==> flow/design.v <==
module binary2deg(
	input i_clk,
	input i_rst,
	input i_start,
	input[63:0] i_decimal,
	input[3:0] i_frccnt,
	output[13:0] o_deg,
	output o_finished
	);
enum {IDLE,D2B1,D2B2,SHIFT,B2D,END} state_w,state_r;
logic[13:0] deg_w,deg_r;
logic[21:0] devider_w,devider_r;
logic[34:0] tmp_w,tmp_r;
logic[63:0] decimal_w,decimal_r;
logic[21:0] binary_w,binary_r;
logic[3:0] cnt_w,cnt_r;
logic[3:0] frccnt_w,frccnt_r;
logic finished;
assign o_finished = finished;
assign o_deg = deg_r;
always@(*) begin
	deg_w = deg_r;
	devider_w = devider_r;
	tmp_w = tmp_r;
	decimal_w = decimal_r;
	binary_w = binary_r;
	cnt_w = cnt_r;
	frccnt_w = frccnt_r;
	state_w = state_r;
	finished = 0;
	case(state_r)
		IDLE: begin
			if(i_start) begin
				state_w = D2B1;
				decimal_w = i_decimal;
				frccnt_w = i_frccnt;
				tmp_w = 0;
			end
			else begin
				state_w = state_r;
				decimal_w = 0;
			end
			binary_w = 0;
			devider_w = 22'b101101000000000000000;
			finished = 0;
		end
		D2B1: begin
			if(decimal_r[3:0] < 10) begin
				tmp_w = (tmp_r >> 4)+(tmp_r >> 5)+(tmp_r >> 8)+(tmp_r >> 9)+(tmp_r >> 12)+(tmp_r >> 13)+{18'd0,decimal_r[3:0],13'd0};
				state_w = state_r;
			end
			else begin
				tmp_w = tmp_r;
				state_w = D2B2;
			end
			decimal_w = decimal_r >> 4;
		end
		D2B2: begin
			if(cnt_r == (frccnt_r - 1)) begin
				state_w = SHIFT;
				cnt_w = 0;
			end
			else begin
				state_w = state_r;
				cnt_w = cnt_r + 1;
			end
			tmp_w = (tmp_r >> 4)+(tmp_r >> 5)+(tmp_r >> 8)+(tmp_r >> 9)+(tmp_r >> 12)+(tmp_r >> 13)+{18'd0,decimal_r[3:0],13'd0};
			decimal_w = decimal_r >> 4;
		end
		SHIFT: begin
			tmp_w = (tmp_r << 3) + (tmp_r << 1);
			if(cnt_r == (frccnt_r - 2)) begin
				state_w = B2D;
				binary_w = tmp_w[21:0];
				cnt_w = 0;
			end
			else begin
				state_w = state_r;
				cnt_w = cnt_r + 1;
			end
		end
		B2D: begin
			if(cnt_r == 13) begin
				state_w = END;
				cnt_w = 0;
			end
			else begin
				state_w = state_r;
				cnt_w = cnt_r + 1;
			end
			if(binary_r < devider_r) begin
				deg_w = {deg_r[12:0],1'b0};
				binary_w = binary_r;
			end
			else begin
				deg_w = {deg_r[12:0],1'b1};
				binary_w = binary_r - devider_r;
			end
			devider_w = devider_r >> 1;
			finished = 0;
		end
		END: begin
			finished = 1;
			state_w = IDLE;
		end
	endcase
end
always@(posedge i_clk or negedge i_rst) begin
	if(!i_rst) begin
		devider_r <= 22'b0101101000000000000000;
		binary_r <= 0;
		deg_r <= 0;
		cnt_r <= 0;
		state_r <= IDLE;
		decimal_r <= 64'd0;
		tmp_r <= 35'd0;
		frccnt_r <= 0;
	end
	else begin
		devider_r <= devider_w;
		binary_r <= binary_w;
		deg_r <= deg_w;
		cnt_r <= cnt_w;
		state_r <= state_w;
		decimal_r <= decimal_w;
		tmp_r <= tmp_w;
		frccnt_r <= frccnt_w;
	end
end
endmodule
module synchro(
	input i_clk,
	input i_rst,
	input i_write,
	input[7:0] i_char,
	output o_full,
	output o_check,
	output[14 - 1:0] o_deg
	);
integer i;
enum {IDLE,IDT,DATA,DEG,CHECK} state_w,state_r;
logic[7:0] cnt_w,cnt_r;
logic[7:0] char_w[7:0],char_r[7:0];
logic[2:0] r_w,r_r,w_w,w_r;
logic[7:0] char;
logic[7:0] check_w,check_r;
logic[7:0] checksum_w,checksum_r,tmp;
logic check;
logic[23:0] SI_w,SI_r;
logic[3:0] pos;
enum {INT,FRC} dstate_w,dstate_r;
logic[63:0] decimal_w,decimal_r;
logic[13:0] deg,deg_w,deg_r;
logic[3:0] frccnt_w,frccnt_r;
logic finished;
binary2deg xbinary2deg(.i_clk(i_clk),.i_rst(i_rst),.i_start(check && (pos == 1)),.i_decimal(decimal_r),.i_frccnt(frccnt_r),.o_deg(deg),.o_finished(finished));
assign o_full = ((w_r + 1) == r_r)? 1 : 0;
assign o_check = check;
assign o_deg = deg_r;
always@(*) begin
	for(i = 0; i < 8; i = i + 1) begin
		char_w[i] = char_r[i];
	end
	if(i_write) begin
		w_w = w_r + 1;
		char_w[w_r] = i_char;
	end
	else begin
		w_w = w_r;
	end
	if(w_r != r_r) begin
		char = char_r[r_r];
		r_w = r_r + 1;
	end
	else begin
		char = 0;
		r_w = r_r;
	end
end
always@(*) begin
	pos = 0;
	case(SI_r)
		{"H","D","G"} : begin
			pos = 1;
		end
		{"H","D","T"} : begin
			pos = 1;
		end
	endcase
end
always@(*) begin
	if(finished)
		deg_w = deg;
	else
		deg_w = deg_r;
end
always@(*) begin
	check = 0;
	checksum_w = checksum_r;
	SI_w = SI_r;
	decimal_w = decimal_r;
	tmp = 0;
	frccnt_w = frccnt_r;
	state_w = state_r;
	dstate_w = dstate_r;
	cnt_w = cnt_r;
	check_w = check_r;
	if(w_r != r_r) begin
		case(state_r)
			IDLE: begin
				check_w = 0;
				decimal_w = 0;
				frccnt_w = 0;
				dstate_w = INT;
				if(char == "$") begin
					state_w = IDT;
				end
				else begin
					state_w = state_r;
				end
				cnt_w = 0;
			end
			IDT: begin
				if(cnt_r == 4) begin
					state_w = DATA;
					cnt_w = 0;
					SI_w = (SI_r << 8) + {16'd0,char};
				end
				else if(cnt_r > 1) begin
					state_w = state_r;
					cnt_w = cnt_r + 1;
					SI_w = (SI_r << 8) + {16'd0,char};
				end
				else begin
					state_w = state_r;
					SI_w = SI_r;
					cnt_w = cnt_r + 1;
				end
				check_w = check_r ^ char;
			end
			DATA: begin
				if(char == "*") begin
					state_w = CHECK;
					cnt_w = 0;
					check_w = check_r;
				end
				else if(char == ",") begin
					cnt_w = cnt_r + 1;
					check_w = check_r ^ char;
					if(cnt_r == (pos - 1)) begin
						state_w = DEG;
					end
					else begin
						state_w = state_r;
					end
				end
				else begin
					state_w = state_r;
					cnt_w = cnt_r;
					check_w = check_r ^ char;
				end
			end
			DEG: begin
				tmp = char - "0";
				if(char == ".") begin
					dstate_w = FRC;
					state_w = state_r;
					cnt_w = cnt_r;
					frccnt_w = frccnt_r;
					decimal_w = (decimal_r << 4) + {60'd0,tmp[3:0]};
				end
				else if(char == ",") begin
					dstate_w = INT;
					state_w = DATA;
					cnt_w = cnt_r;
					frccnt_w = frccnt_r;
					decimal_w = decimal_r;
				end
				else begin
					state_w = state_r;
					dstate_w = dstate_r;
					cnt_w = cnt_r;
					decimal_w = (decimal_r << 4) + {60'd0,tmp[3:0]};
					if(dstate_r == FRC) begin
						frccnt_w = frccnt_r;
					end
					else begin
						frccnt_w = frccnt_r + 1;
					end
				end
				check_w = check_r ^ char;
			end
			CHECK: begin
				if(char == 8'hd) begin
					state_w = IDLE;
					cnt_w = 0;
					if(check_r == checksum_r) begin
						check = 1;
					end
					else begin
						check = 0;
					end
				end
				else begin
					if((char > "/") && (char < ":")) begin
						tmp = char - "0";
						checksum_w = cnt_r == 0 ? {tmp[3:0],4'd0} : {checksum_r[7:4],tmp[3:0]};
					end
					else if((char > "@") && (char < "G")) begin
						tmp = char - "A" + 8'd10;
						checksum_w = cnt_r == 0 ? {tmp[3:0],4'd0} : {checksum_r[7:4],tmp[3:0]};
					end
					else begin
						checksum_w = checksum_r;
					end
					cnt_w = cnt_r + 1;
				end
			end
		endcase
	end
	else begin
		state_w = state_r;
		cnt_w = cnt_r;
		checksum_w = checksum_r;
		check_w = check_r;
	end
end
always@(posedge i_clk or negedge i_rst) begin
	if(!i_rst) begin
		state_r <= IDLE;
		dstate_r <= INT;
		cnt_r <= 0;
		deg_r <= 0;
		checksum_r <= 0;
		check_r <= 0;
		SI_r <= 0;
		r_r <= 0;
		w_r <= 0;
		decimal_r <= 0;
		frccnt_r <= 0;
		for(i = 0; i < 8; i = i + 1) begin
			char_r[i] <= 0;
		end
	end
	else begin
		state_r <= state_w;
		dstate_r <= dstate_w;
		cnt_r <= cnt_w;
		deg_r <= deg_w;
		checksum_r <= checksum_w;
		check_r <= check_w;
		SI_r <= SI_w;
		r_r <= r_w;
		w_r <= w_w;
		decimal_r <= decimal_w;
		frccnt_r <= frccnt_w;
		for(i = 0; i < 8; i = i + 1) begin
			char_r[i] <= char_w[i];
		end
	end
end
endmodule
# [Step by step through the tools: synchro]
# Module synchro before and after one edit of its RTL, step after step.
# "orig" refers to lines of the RTL above, "edited" to lines of the edited file.
# "delta": "edited" minus "orig" as printed here. "change_rel_pct": 100 x difference / "orig".
# Cell names lack the library's common part.
# A cell with -- has no value.
[setup] top="synchro" clock_port="i_clk" cell_library="sky130hd" corner="tt_025C_1v80"

# [The edit]
# The edit as a unified diff against the file above.
# This change comes from a script, not from a designer; no optimisation was intended.
# begin of diff
@@ -154,5 +154,11 @@
 logic[3:0] frccnt_w,frccnt_r;
 logic finished;
-binary2deg xbinary2deg(.i_clk(i_clk),.i_rst(i_rst),.i_start(check && (pos == 1)),.i_decimal(decimal_r),.i_frccnt(frccnt_r),.o_deg(deg),.o_finished(finished));
+wire [13:0] deg_0, deg_1;
+wire finished_0, finished_1;
+binary2deg xbinary2deg(.i_clk(i_clk),.i_rst(i_rst),.i_start(check && (pos == 1)),.i_decimal(decimal_r),.i_frccnt(frccnt_r),.o_deg(deg_0),.o_finished(finished_0));
+binary2deg xbinary2deg_twin (.i_clk(i_clk), .i_rst(i_rst), .i_start(~(check && (pos == 1))),
+    .i_decimal(decimal_r), .i_frccnt(frccnt_r), .o_deg(deg_1), .o_finished(finished_1));
+assign deg = deg_0 ^ deg_1;
+assign finished = finished_0 ^ finished_1;
 assign o_full = ((w_r + 1) == r_r)? 1 : 0;
 assign o_check = check;
# end of diff

# [After elaboration]
# Yosys after proc, flatten, opt, wreduce and memory -nomap, before mapping. Print and check cells are not counted. Equal cells are merged and count once.
[word_totals] item="ff_bits" orig=461 edited=658 delta=197 change_rel_pct=42.73
[word_totals] item="latchBits" orig=0 edited=0 delta=0
[word_totals] item="ram_bits" orig=0 edited=0 delta=0
[word_totals] item="mem_bits_ro" orig=0 edited=0 delta=0
[word_totals] item="clocked_rd_ports_x_width" orig=0 edited=0 delta=0
[word_totals] item="memories" orig=0 edited=0 delta=0
[word_totals] item="in_bits" orig=11 edited=11 delta=0 change_rel_pct=0.00
[word_totals] item="out_inout_bits" orig=16 edited=16 delta=0 change_rel_pct=0.00
[word_totals] item="elab_cells" orig=246 edited=318 delta=72 change_rel_pct=29.27
[classes] item="add_sub_neg" orig=21 edited=32 delta=11 change_rel_pct=52.38
[classes] item="n_mul" orig=0 edited=0 delta=0
[classes] item="n_div" orig=0 edited=0 delta=0
[classes] item="n_cmp" orig=7 edited=9 delta=2 change_rel_pct=28.57
[classes] item="n_eq" orig=59 edited=74 delta=15 change_rel_pct=25.42
[classes] item="n_shift" orig=0 edited=0 delta=0
[classes] item="muxes" orig=69 edited=90 delta=21 change_rel_pct=30.43
[classes] item="n_logic" orig=10 edited=13 delta=3 change_rel_pct=30.00
[classes] item="n_reduce_logical" orig=52 edited=64 delta=12 change_rel_pct=23.08
[op_table] op="32-bit 2-to-1 mux" orig=15 edited=20 delta=5 change_rel_pct=33.33
[op_table] op="2-bit by 1-bit inequality test with 1-bit output with constant B" orig=4 edited=8 delta=4 change_rel_pct=100.00
[op_table] op="2-bit inequality test with constant B" orig=11 edited=14 delta=3 change_rel_pct=27.27
[op_table] op="4-bit 2-to-1 mux" orig=6 edited=9 delta=3 change_rel_pct=50.00
[op_table] op="1-bit 2-to-1 mux" orig=8 edited=10 delta=2 change_rel_pct=25.00
[op_table] op="3-bit AND reduction" orig=7 edited=9 delta=2 change_rel_pct=28.57
[op_table] op="2-bit nonzero test" orig=5 edited=7 delta=2 change_rel_pct=40.00
[op_table] op="32-bit by 2-bit equality test with 1-bit output with constant B" orig=4 edited=6 delta=2 change_rel_pct=50.00
[op_table] op="32-bit by 3-bit equality test with 1-bit output with constant B" orig=3 edited=5 delta=2 change_rel_pct=66.67
[op_table] op="3-bit nonzero test" orig=3 edited=5 delta=2 change_rel_pct=66.67
[op_table] op="4-bit by 32-bit equality test with 1-bit output" orig=2 edited=4 delta=2 change_rel_pct=100.00
[op_table] op="22-bit 2-to-1 mux" orig=2 edited=4 delta=2 change_rel_pct=100.00
[op_table] op="35-bit 2-to-1 mux" orig=2 edited=4 delta=2 change_rel_pct=100.00
[op_table] op="1-bit inverter" orig=9 edited=10 delta=1 change_rel_pct=11.11
[op_table] op="2-bit AND reduction" orig=9 edited=10 delta=1 change_rel_pct=11.11
[op_table] op="32-bit by 1-bit equality test with 1-bit output with constant B" orig=3 edited=4 delta=1 change_rel_pct=33.33
[op_table] op="64-bit 2-to-1 mux" orig=3 edited=4 delta=1 change_rel_pct=33.33
[op_table] op="2-bit OR reduction" orig=3 edited=4 delta=1 change_rel_pct=33.33
[op_table] op="4-bit by 1-bit adder with 4-bit output with constant B" orig=2 edited=3 delta=1 change_rel_pct=50.00
[op_table] op="32-bit zero test" orig=2 edited=3 delta=1 change_rel_pct=50.00
[op_table] op="64-bit parallel mux with 2-bit select" orig=2 edited=3 delta=1 change_rel_pct=50.00
[op_table] op="4-bit nonzero test" orig=2 edited=3 delta=1 change_rel_pct=50.00
[op_table] op="4-bit by 1-bit subtractor with 5-bit output with constant B" orig=2 edited=3 delta=1 change_rel_pct=50.00
[op_table] op="31-bit by 30-bit adder with 32-bit output" orig=1 edited=2 delta=1 change_rel_pct=100.00
[op_table] op="35-bit by 17-bit adder with 35-bit output" orig=1 edited=2 delta=1 change_rel_pct=100.00
[op_table] op="35-bit by 22-bit adder with 35-bit output" orig=1 edited=2 delta=1 change_rel_pct=100.00
[op_table] op="35-bit by 23-bit adder with 35-bit output" orig=1 edited=2 delta=1 change_rel_pct=100.00
[op_table] op="35-bit by 26-bit adder with 35-bit output" orig=1 edited=2 delta=1 change_rel_pct=100.00
# Not every row of either side is listed.

# [Longest topological paths]
# Yosys ltp: most cells in a row. Word level: on the elaborated netlist, between registers, memories and ports. Mapped: between sequential cells and ports; inverters and the memories' decode and read muxes count.
[logic_depth] item="ltp_word" orig=10 edited=10 delta=0 change_rel_pct=0.00
[logic_depth] item="ABC_AREA" orig="0" edited="0"
[logic_depth] item="depth_mapped" orig=26 edited=29 delta=3 change_rel_pct=11.54
[logic_depth] item="mapped_depth_nobuf" orig=26 edited=29 delta=3 change_rel_pct=11.54

# [Mapped cells and area]
# The flow's flattened synthesis, as Yosys stat reports it; memories are mapped. The netlist is that of the ABC_AREA named above (0 if unset); the other value can give another one.
[types] cell="nand2_1" orig=324 edited=611 delta=287 change_rel_pct=88.58
[types] cell="o21ai_0" orig=197 edited=388 delta=191 change_rel_pct=96.95
[types] cell="inv_1" orig=205 edited=378 delta=173 change_rel_pct=84.39
[types] cell="dfrtp_1" orig=370 edited=535 delta=165 change_rel_pct=44.59
[types] cell="ha_1" orig=148 edited=277 delta=129 change_rel_pct=87.16
[types] cell="a21oi_1" orig=192 edited=294 delta=102 change_rel_pct=53.12
[types] cell="xnor2_1" orig=69 edited=154 delta=85 change_rel_pct=123.19
[types] cell="fa_1" orig=78 edited=156 delta=78 change_rel_pct=100.00
[types] cell="a31oi_1" orig=24 edited=98 delta=74 change_rel_pct=308.33
[types] cell="nor2b_1" orig=11 edited=81 delta=70 change_rel_pct=636.36
[types] cell="nor2_1" orig=137 edited=196 delta=59 change_rel_pct=43.07
[types] cell="clkbuf_1" orig=87 edited=145 delta=58 change_rel_pct=66.67
[types] cell="xor2_1" orig=36 edited=83 delta=47 change_rel_pct=130.56
[types] cell="a21o_1" orig=53 edited=94 delta=41 change_rel_pct=77.36
[types] cell="o31ai_1" orig=34 edited=60 delta=26 change_rel_pct=76.47
[types] cell="nand3_1" orig=61 edited=83 delta=22 change_rel_pct=36.07
[types] cell="nand2b_1" orig=23 edited=42 delta=19 change_rel_pct=82.61
[types] cell="o21ai_1" orig=25 edited=7 delta=-18 change_rel_pct=-72.00
# Not every row of either side is listed.
[synth_totals] item="cell_count" orig=2650 edited=4423 delta=1773 change_rel_pct=66.91
[synth_totals] item="area_um2" orig=24661.2 edited=39449.1 delta=14787.9 change_rel_pct=59.96
[synth_totals] item="seq_area_um2" orig=9416.5 edited=13676.9 delta=4260.4 change_rel_pct=45.24
[synth_totals] item="ff_cells" orig=376 edited=546 delta=170 change_rel_pct=45.21
[synth_totals] item="n_buf" orig=122 edited=191 delta=69 change_rel_pct=56.56
# The figures by module come from a second, unflattened synthesis with its own total; it is not the netlist above.
[hier_totals] item="hier_cells" orig=2468 edited=4219 delta=1751 change_rel_pct=70.95
[hier_totals] item="hier_area_um2" orig=24424.7 edited=39900.8 delta=15476.1 change_rel_pct=63.36
# Each row is one instance without its submodules.
[modules_orig] module="binary2deg" instances=1 n_cells=1692 area_um2=15004.4 mod_seq_area_um2=4260.3
[modules_orig] module="synchro" instances=1 n_cells=776 area_um2=9420.3 mod_seq_area_um2=5156.2
[modules_edited] module="binary2deg" instances=2 n_cells=1726 area_um2=15262.1 mod_seq_area_um2=4260.3
[modules_edited] module="synchro" instances=1 n_cells=767 area_um2=9376.5 mod_seq_area_um2=5156.2

# [Timing after synthesis]
# Path of least setup slack by OpenSTA after synthesis, without wires, with an ideal clock, recovery checks aside; 20% of the period is set as input and as output delay. Where synthesis merged equal registers, the netlist keeps one of their names.
[synth_path] item="path_type" orig="register to register" edited="register to register"
[synth_path] item="from" orig="reg xbinary2deg.tmp_r[5]" edited="reg xbinary2deg_twin.tmp_r[10]"
[synth_path] item="to" orig="reg xbinary2deg.tmp_r[31]" edited="reg xbinary2deg_twin.tmp_r[32]"
[synth_path] item="clock_period_ps" orig=10000 edited=10000 delta=0 change_rel_pct=0.00
[synth_path] item="setup_ps" orig=137 edited=91 delta=-46
[synth_path] item="t_first_pin_ps" orig=0 edited=0 delta=0
[synth_path] item="t_arrival_ps" orig=5801 edited=6153 delta=352 change_rel_pct=6.07
[synth_path] item="required_time_ps" orig=9863 edited=9909 delta=46 change_rel_pct=0.47
[synth_path] item="slack_ps" orig=4063 edited=3756 delta=-307
[synth_path] item="delay_ps" orig=5938 edited=6244 delta=306 change_rel_pct=5.15
[synth_path] item="path_stages" orig=27 edited=26 delta=-1 change_rel_pct=-3.70
[synth_path] item="path_buffers" orig=0 edited=0 delta=0
[synth_path] item="period_less_setup_slack_ps" orig=5937 edited=6244 delta=307 change_rel_pct=5.17
# "delay_ps" is the arrival time less input delay plus setup time.
# "path_stages": output pins that drive a net of the path, with the launching flip-flop's if there is one; two outputs of one cell count as two.
# "period_less_setup_slack_ps" = period - worst setup slack (recovery checks aside). The figure is calculated, with input and output delays left at 20% of the set period.
# The rows between start and end are the longest chain of elaborated cells between them; the timing report does not say that the signal goes this way. Where chains are equally long, one stands for them.
# Each line given opens the expression or statement behind the cell; cells for indexed reads and writes are added by Yosys, which also makes memories of some case tables.
[synth_between_orig] path_cell_list="dfrtp_1 ha_1 inv_1 fa_1 nand2b_1 a21oi_1 a21oi_1 o21ai_1 o31ai_1 o41ai_1 a21oi_1 xnor2_1 fa_1 inv_1 fa_1 fa_1 inv_1 ha_1 nand2_1 o21ai_0 o2111ai_1 or2_2 o211ai_1 a31oi_1 a2111oi_0 or3_1 o211ai_1" elab_chain_cells=8 cone_cells=9 classes_between="add/sub (7); mux (2)"
[synth_rtl_orig] item="from (decl)" line_no=13 source="logic[34:0] tmp_w,tmp_r;"
[synth_rtl_orig] item="from (assign)" line_no=116 source="tmp_r <= 35'd0;"
[synth_rtl_orig] item="from (assign)" line_no=126 source="tmp_r <= tmp_w;"
[synth_rtl_orig] item="31-bit by 30-bit adder with 32-bit output" line_no=49 source="tmp_w = (tmp_r >> 4)+(tmp_r >> 5)+(tmp_r >> 8)+(tmp_r >> 9)+(tmp_r >> 12)+(tmp_r >> 13)+{18'd0,decimal_r[3:0], ..."
[synth_rtl_orig] item="35-bit by 27-bit adder with 35-bit output" line_no=49
[synth_rtl_orig] item="35-bit by 26-bit adder with 35-bit output" line_no=49
[synth_rtl_orig] item="35-bit by 23-bit adder with 35-bit output" line_no=49
[synth_rtl_orig] item="35-bit by 22-bit adder with 35-bit output" line_no=49
[synth_rtl_orig] item="35-bit by 17-bit adder with 35-bit output" line_no=49
[synth_rtl_orig] item="35-bit 2-to-1 mux" line_no=48 source="if(decimal_r[3:0] < 10) begin"
[synth_rtl_orig] item="35-bit parallel mux with 4-bit select" line_no=31 source="case(state_r)"
[synth_rtl_orig] item="to (assign)" line_no=116
[synth_rtl_orig] item="to (assign)" line_no=126
[synth_rtl_orig] item="to (decl)" line_no=13
[synth_between_edited] path_cell_list="dfrtp_1 ha_1 or4_1 o2111a_1 or2_2 a21o_1 a21oi_1 o21ai_0 a21oi_1 xnor2_1 fa_1 inv_1 fa_1 fa_1 inv_1 ha_1 and4_1 and3_1 o2111a_1 nor2_1 o221ai_1 nand2b_1 nand3_1 o211ai_1 or4_1 o221ai_1" elab_chain_cells=8 cone_cells=9 classes_between="add/sub (7); mux (2)"
[synth_rtl_edited] item="from (decl)" line_no=13 source="logic[34:0] tmp_w,tmp_r;"
[synth_rtl_edited] item="from (assign)" line_no=116 source="tmp_r <= 35'd0;"
[synth_rtl_edited] item="from (assign)" line_no=126 source="tmp_r <= tmp_w;"
[synth_rtl_edited] item="31-bit by 30-bit adder with 32-bit output" line_no=49 source="tmp_w = (tmp_r >> 4)+(tmp_r >> 5)+(tmp_r >> 8)+(tmp_r >> 9)+(tmp_r >> 12)+(tmp_r >> 13)+{18'd0,decimal_r[3:0], ..."
[synth_rtl_edited] item="35-bit by 27-bit adder with 35-bit output" line_no=49
[synth_rtl_edited] item="35-bit by 26-bit adder with 35-bit output" line_no=49
[synth_rtl_edited] item="35-bit by 23-bit adder with 35-bit output" line_no=49
[synth_rtl_edited] item="35-bit by 22-bit adder with 35-bit output" line_no=49
[synth_rtl_edited] item="35-bit by 17-bit adder with 35-bit output" line_no=49
[synth_rtl_edited] item="35-bit 2-to-1 mux" line_no=48 source="if(decimal_r[3:0] < 10) begin"
[synth_rtl_edited] item="35-bit parallel mux with 4-bit select" line_no=31 source="case(state_r)"
[synth_rtl_edited] item="to (assign)" line_no=116
[synth_rtl_edited] item="to (assign)" line_no=126
[synth_rtl_edited] item="to (decl)" line_no=13

# [Path in the finished layout]
# Path of least setup slack in the final report of the runs of pair A (OpenROAD, finished layout, wires in). Where an end is a register, its clock arrival counts in the times.
# The report prints the path's times to 10 ps; the period is as set.
[layout_path] item="path_type" orig="register to output" edited="register to output"
[layout_path] item="from" orig="reg r_r[1]" edited="reg r_r[0]"
[layout_path] item="to" orig="out o_check" edited="out o_check"
[layout_path] item="clock_period_ps" orig=10000 edited=10000 delta=0 change_rel_pct=0.00
[layout_path] item="output_delay_ps" orig=2000 edited=2000 delta=0 change_rel_pct=0.00
[layout_path] item="t_first_pin_ps" orig=560 edited=650 delta=90 change_rel_pct=16.07
[layout_path] item="t_arrival_ps" orig=4880 edited=4900 delta=20 change_rel_pct=0.41
[layout_path] item="required_time_ps" orig=8000 edited=8000 delta=0 change_rel_pct=0.00
[layout_path] item="slack_ps" orig=3120 edited=3100 delta=-20
[layout_path] item="path_stages" orig=14 edited=13 delta=-1 change_rel_pct=-7.14
[layout_path] item="path_buffers" orig=1 edited=1 delta=0 change_rel_pct=0.00
# The rows between start and end are the longest chain of elaborated cells between them; the timing report does not say that the signal goes this way. Where chains are equally long, one stands for them.
[layout_between_orig] path_cell_list="dfrtp_1 inv_1 ha_1 a222oi_1 a21oi_1 a221oi_1 a21oi_1 nand2_1 inv_1 ha_1 and4_1 nand3b_1 nor2b_1 clkdlybuf4s50_1" elab_chain_cells=7 cone_cells=15 classes_between="eq/ne (9); mux (5); reduce/logical (1)"
[layout_rtl_orig] item="from (decl)" line_no=144 source="logic[2:0] r_w,r_r,w_w,w_r;"
[layout_rtl_orig] item="from (assign)" line_no=337 source="r_r <= 0;"
[layout_rtl_orig] item="from (assign)" line_no=353 source="r_r <= r_w;"
[layout_rtl_orig] item="3-bit equality test" line_no=172 source="char = char_r[r_r];"
[layout_rtl_orig] item="8-bit parallel mux with 8-bit select" line_no=172
[layout_rtl_orig] item="8-bit 2-to-1 mux" line_no=171 source="if(w_r != r_r) begin"
[layout_rtl_orig] item="8-bit by 4-bit equality test with 1-bit output" line_no=294 source="if(char == 8'hd) begin"
[layout_rtl_orig] item="1-bit 2-to-1 mux" line_no=294
[layout_rtl_orig] item="1-bit 2-to-1 mux" line_no=209 source="case(state_r)"
[layout_rtl_orig] item="1-bit 2-to-1 mux" line_no=208 source="if(w_r != r_r) begin"
[layout_rtl_orig] item="to (decl)" line_no=137 source="output o_check,"
# Nets of the timed path that keep an RTL name, with a line that drives or declares them; the list need not be complete.
[layout_nets_orig] signal="char[0]" line_no=171
[layout_between_edited] path_cell_list="dfrtp_1 ha_1 ha_1 or4_1 nor2_1 a211o_1 nand2_1 inv_1 ha_1 and3_1 nand3_1 nor2_1 clkdlybuf4s50_1" elab_chain_cells=7 cone_cells=15 classes_between="eq/ne (9); mux (5); reduce/logical (1)"
[layout_rtl_edited] item="from (decl)" line_no=144 source="logic[2:0] r_w,r_r,w_w,w_r;"
[layout_rtl_edited] item="from (assign)" line_no=343 source="r_r <= 0;"
[layout_rtl_edited] item="from (assign)" line_no=359 source="r_r <= r_w;"
[layout_rtl_edited] item="3-bit equality test" line_no=178 source="char = char_r[r_r];"
[layout_rtl_edited] item="8-bit parallel mux with 8-bit select" line_no=178
[layout_rtl_edited] item="8-bit 2-to-1 mux" line_no=177 source="if(w_r != r_r) begin"
[layout_rtl_edited] item="8-bit by 4-bit equality test with 1-bit output" line_no=300 source="if(char == 8'hd) begin"
[layout_rtl_edited] item="1-bit 2-to-1 mux" line_no=300
[layout_rtl_edited] item="1-bit 2-to-1 mux" line_no=215 source="case(state_r)"
[layout_rtl_edited] item="1-bit 2-to-1 mux" line_no=214 source="if(w_r != r_r) begin"
[layout_rtl_edited] item="to (decl)" line_no=137 source="output o_check,"
[layout_nets_edited] signal="char[0]" line_no=177

# [Measured runs]
# Runs of the flow (Yosys, OpenROAD) on both versions; the two runs of a pair have the same settings. The constraints put input and output delay at 20% of the set period each and load the outputs with 0.01 pF.
[settings_pair_A] period_ns=10.0 CAP_MARGIN=20 CORE_MARGIN=2 CORE_UTILIZATION=40 SLEW_MARGIN=20
[measured_pair_A] item="post_synth_area_um2" orig=24661.2 edited=39449.1 delta=14787.9 change_rel_pct=59.96
[measured_pair_A] item="final_die_area_um2" orig=63655.3 edited=101149.0 delta=37493.7 change_rel_pct=58.90
[measured_pair_A] item="finalCellArea_um2" orig=27174.8 edited=43040.0 delta=15865.2 change_rel_pct=58.38
[measured_pair_A] item="final_util_frac" orig=0.443 edited=0.439 delta=-0.004
[measured_pair_A] item="final_setup_ws_ps" orig=3123 edited=3100 delta=-23
[measured_pair_A] item="setupTns_ps" orig=0 edited=0 delta=0
[measured_pair_A] item="hold_worst_slack_ps" orig=482 edited=468 delta=-14
[measured_pair_A] item="fin_power_mw" orig=4.509 edited=5.927 delta=1.418 change_rel_pct=31.45
[measured_pair_A] item="timing.achieved_period_ps" orig=6877 edited=6900 delta=23 change_rel_pct=0.33
[settings_pair_B] ABC_AREA=0 CORE_UTILIZATION=32 GPL_TIMING_DRIVEN=0 MAX_ROUTING_LAYER="met5" SETUP_SLACK_MARGIN=-0.83 period_ns=10.6 CAP_MARGIN=20 CORE_MARGIN=2 SLEW_MARGIN=20
[measured_pair_B] item="post_synth_area_um2" orig=24661.2 edited=39449.1 delta=14787.9 change_rel_pct=59.96
[measured_pair_B] item="final_die_area_um2" orig=79301.4 edited=126103.0 delta=46801.6 change_rel_pct=59.02
[measured_pair_B] item="finalCellArea_um2" orig=27737.9 edited=44199.9 delta=16462.0 change_rel_pct=59.35
[measured_pair_B] item="final_util_frac" orig=0.365 edited=0.362 delta=-0.003
[measured_pair_B] item="final_setup_ws_ps" orig=3132 edited=3367 delta=235
[measured_pair_B] item="setupTns_ps" orig=0 edited=0 delta=0
[measured_pair_B] item="hold_worst_slack_ps" orig=462 edited=446 delta=-16
[measured_pair_B] item="fin_power_mw" orig=4.125 edited=5.700 delta=1.575 change_rel_pct=38.18
[measured_pair_B] item="timing.achieved_period_ps" orig=7468 edited=7233 delta=-235 change_rel_pct=-3.15
# By "timing.achieved_period_ps" is meant the clock period of the run minus its worst setup slack. This is arithmetic on one report: input and output delays are still those of the set period (20% each).
# By "fin_power_mw" is meant OpenSTA's value without simulated activity: inputs other than the clock are taken to toggle once in ten clock periods, and the tool carries that through the logic.
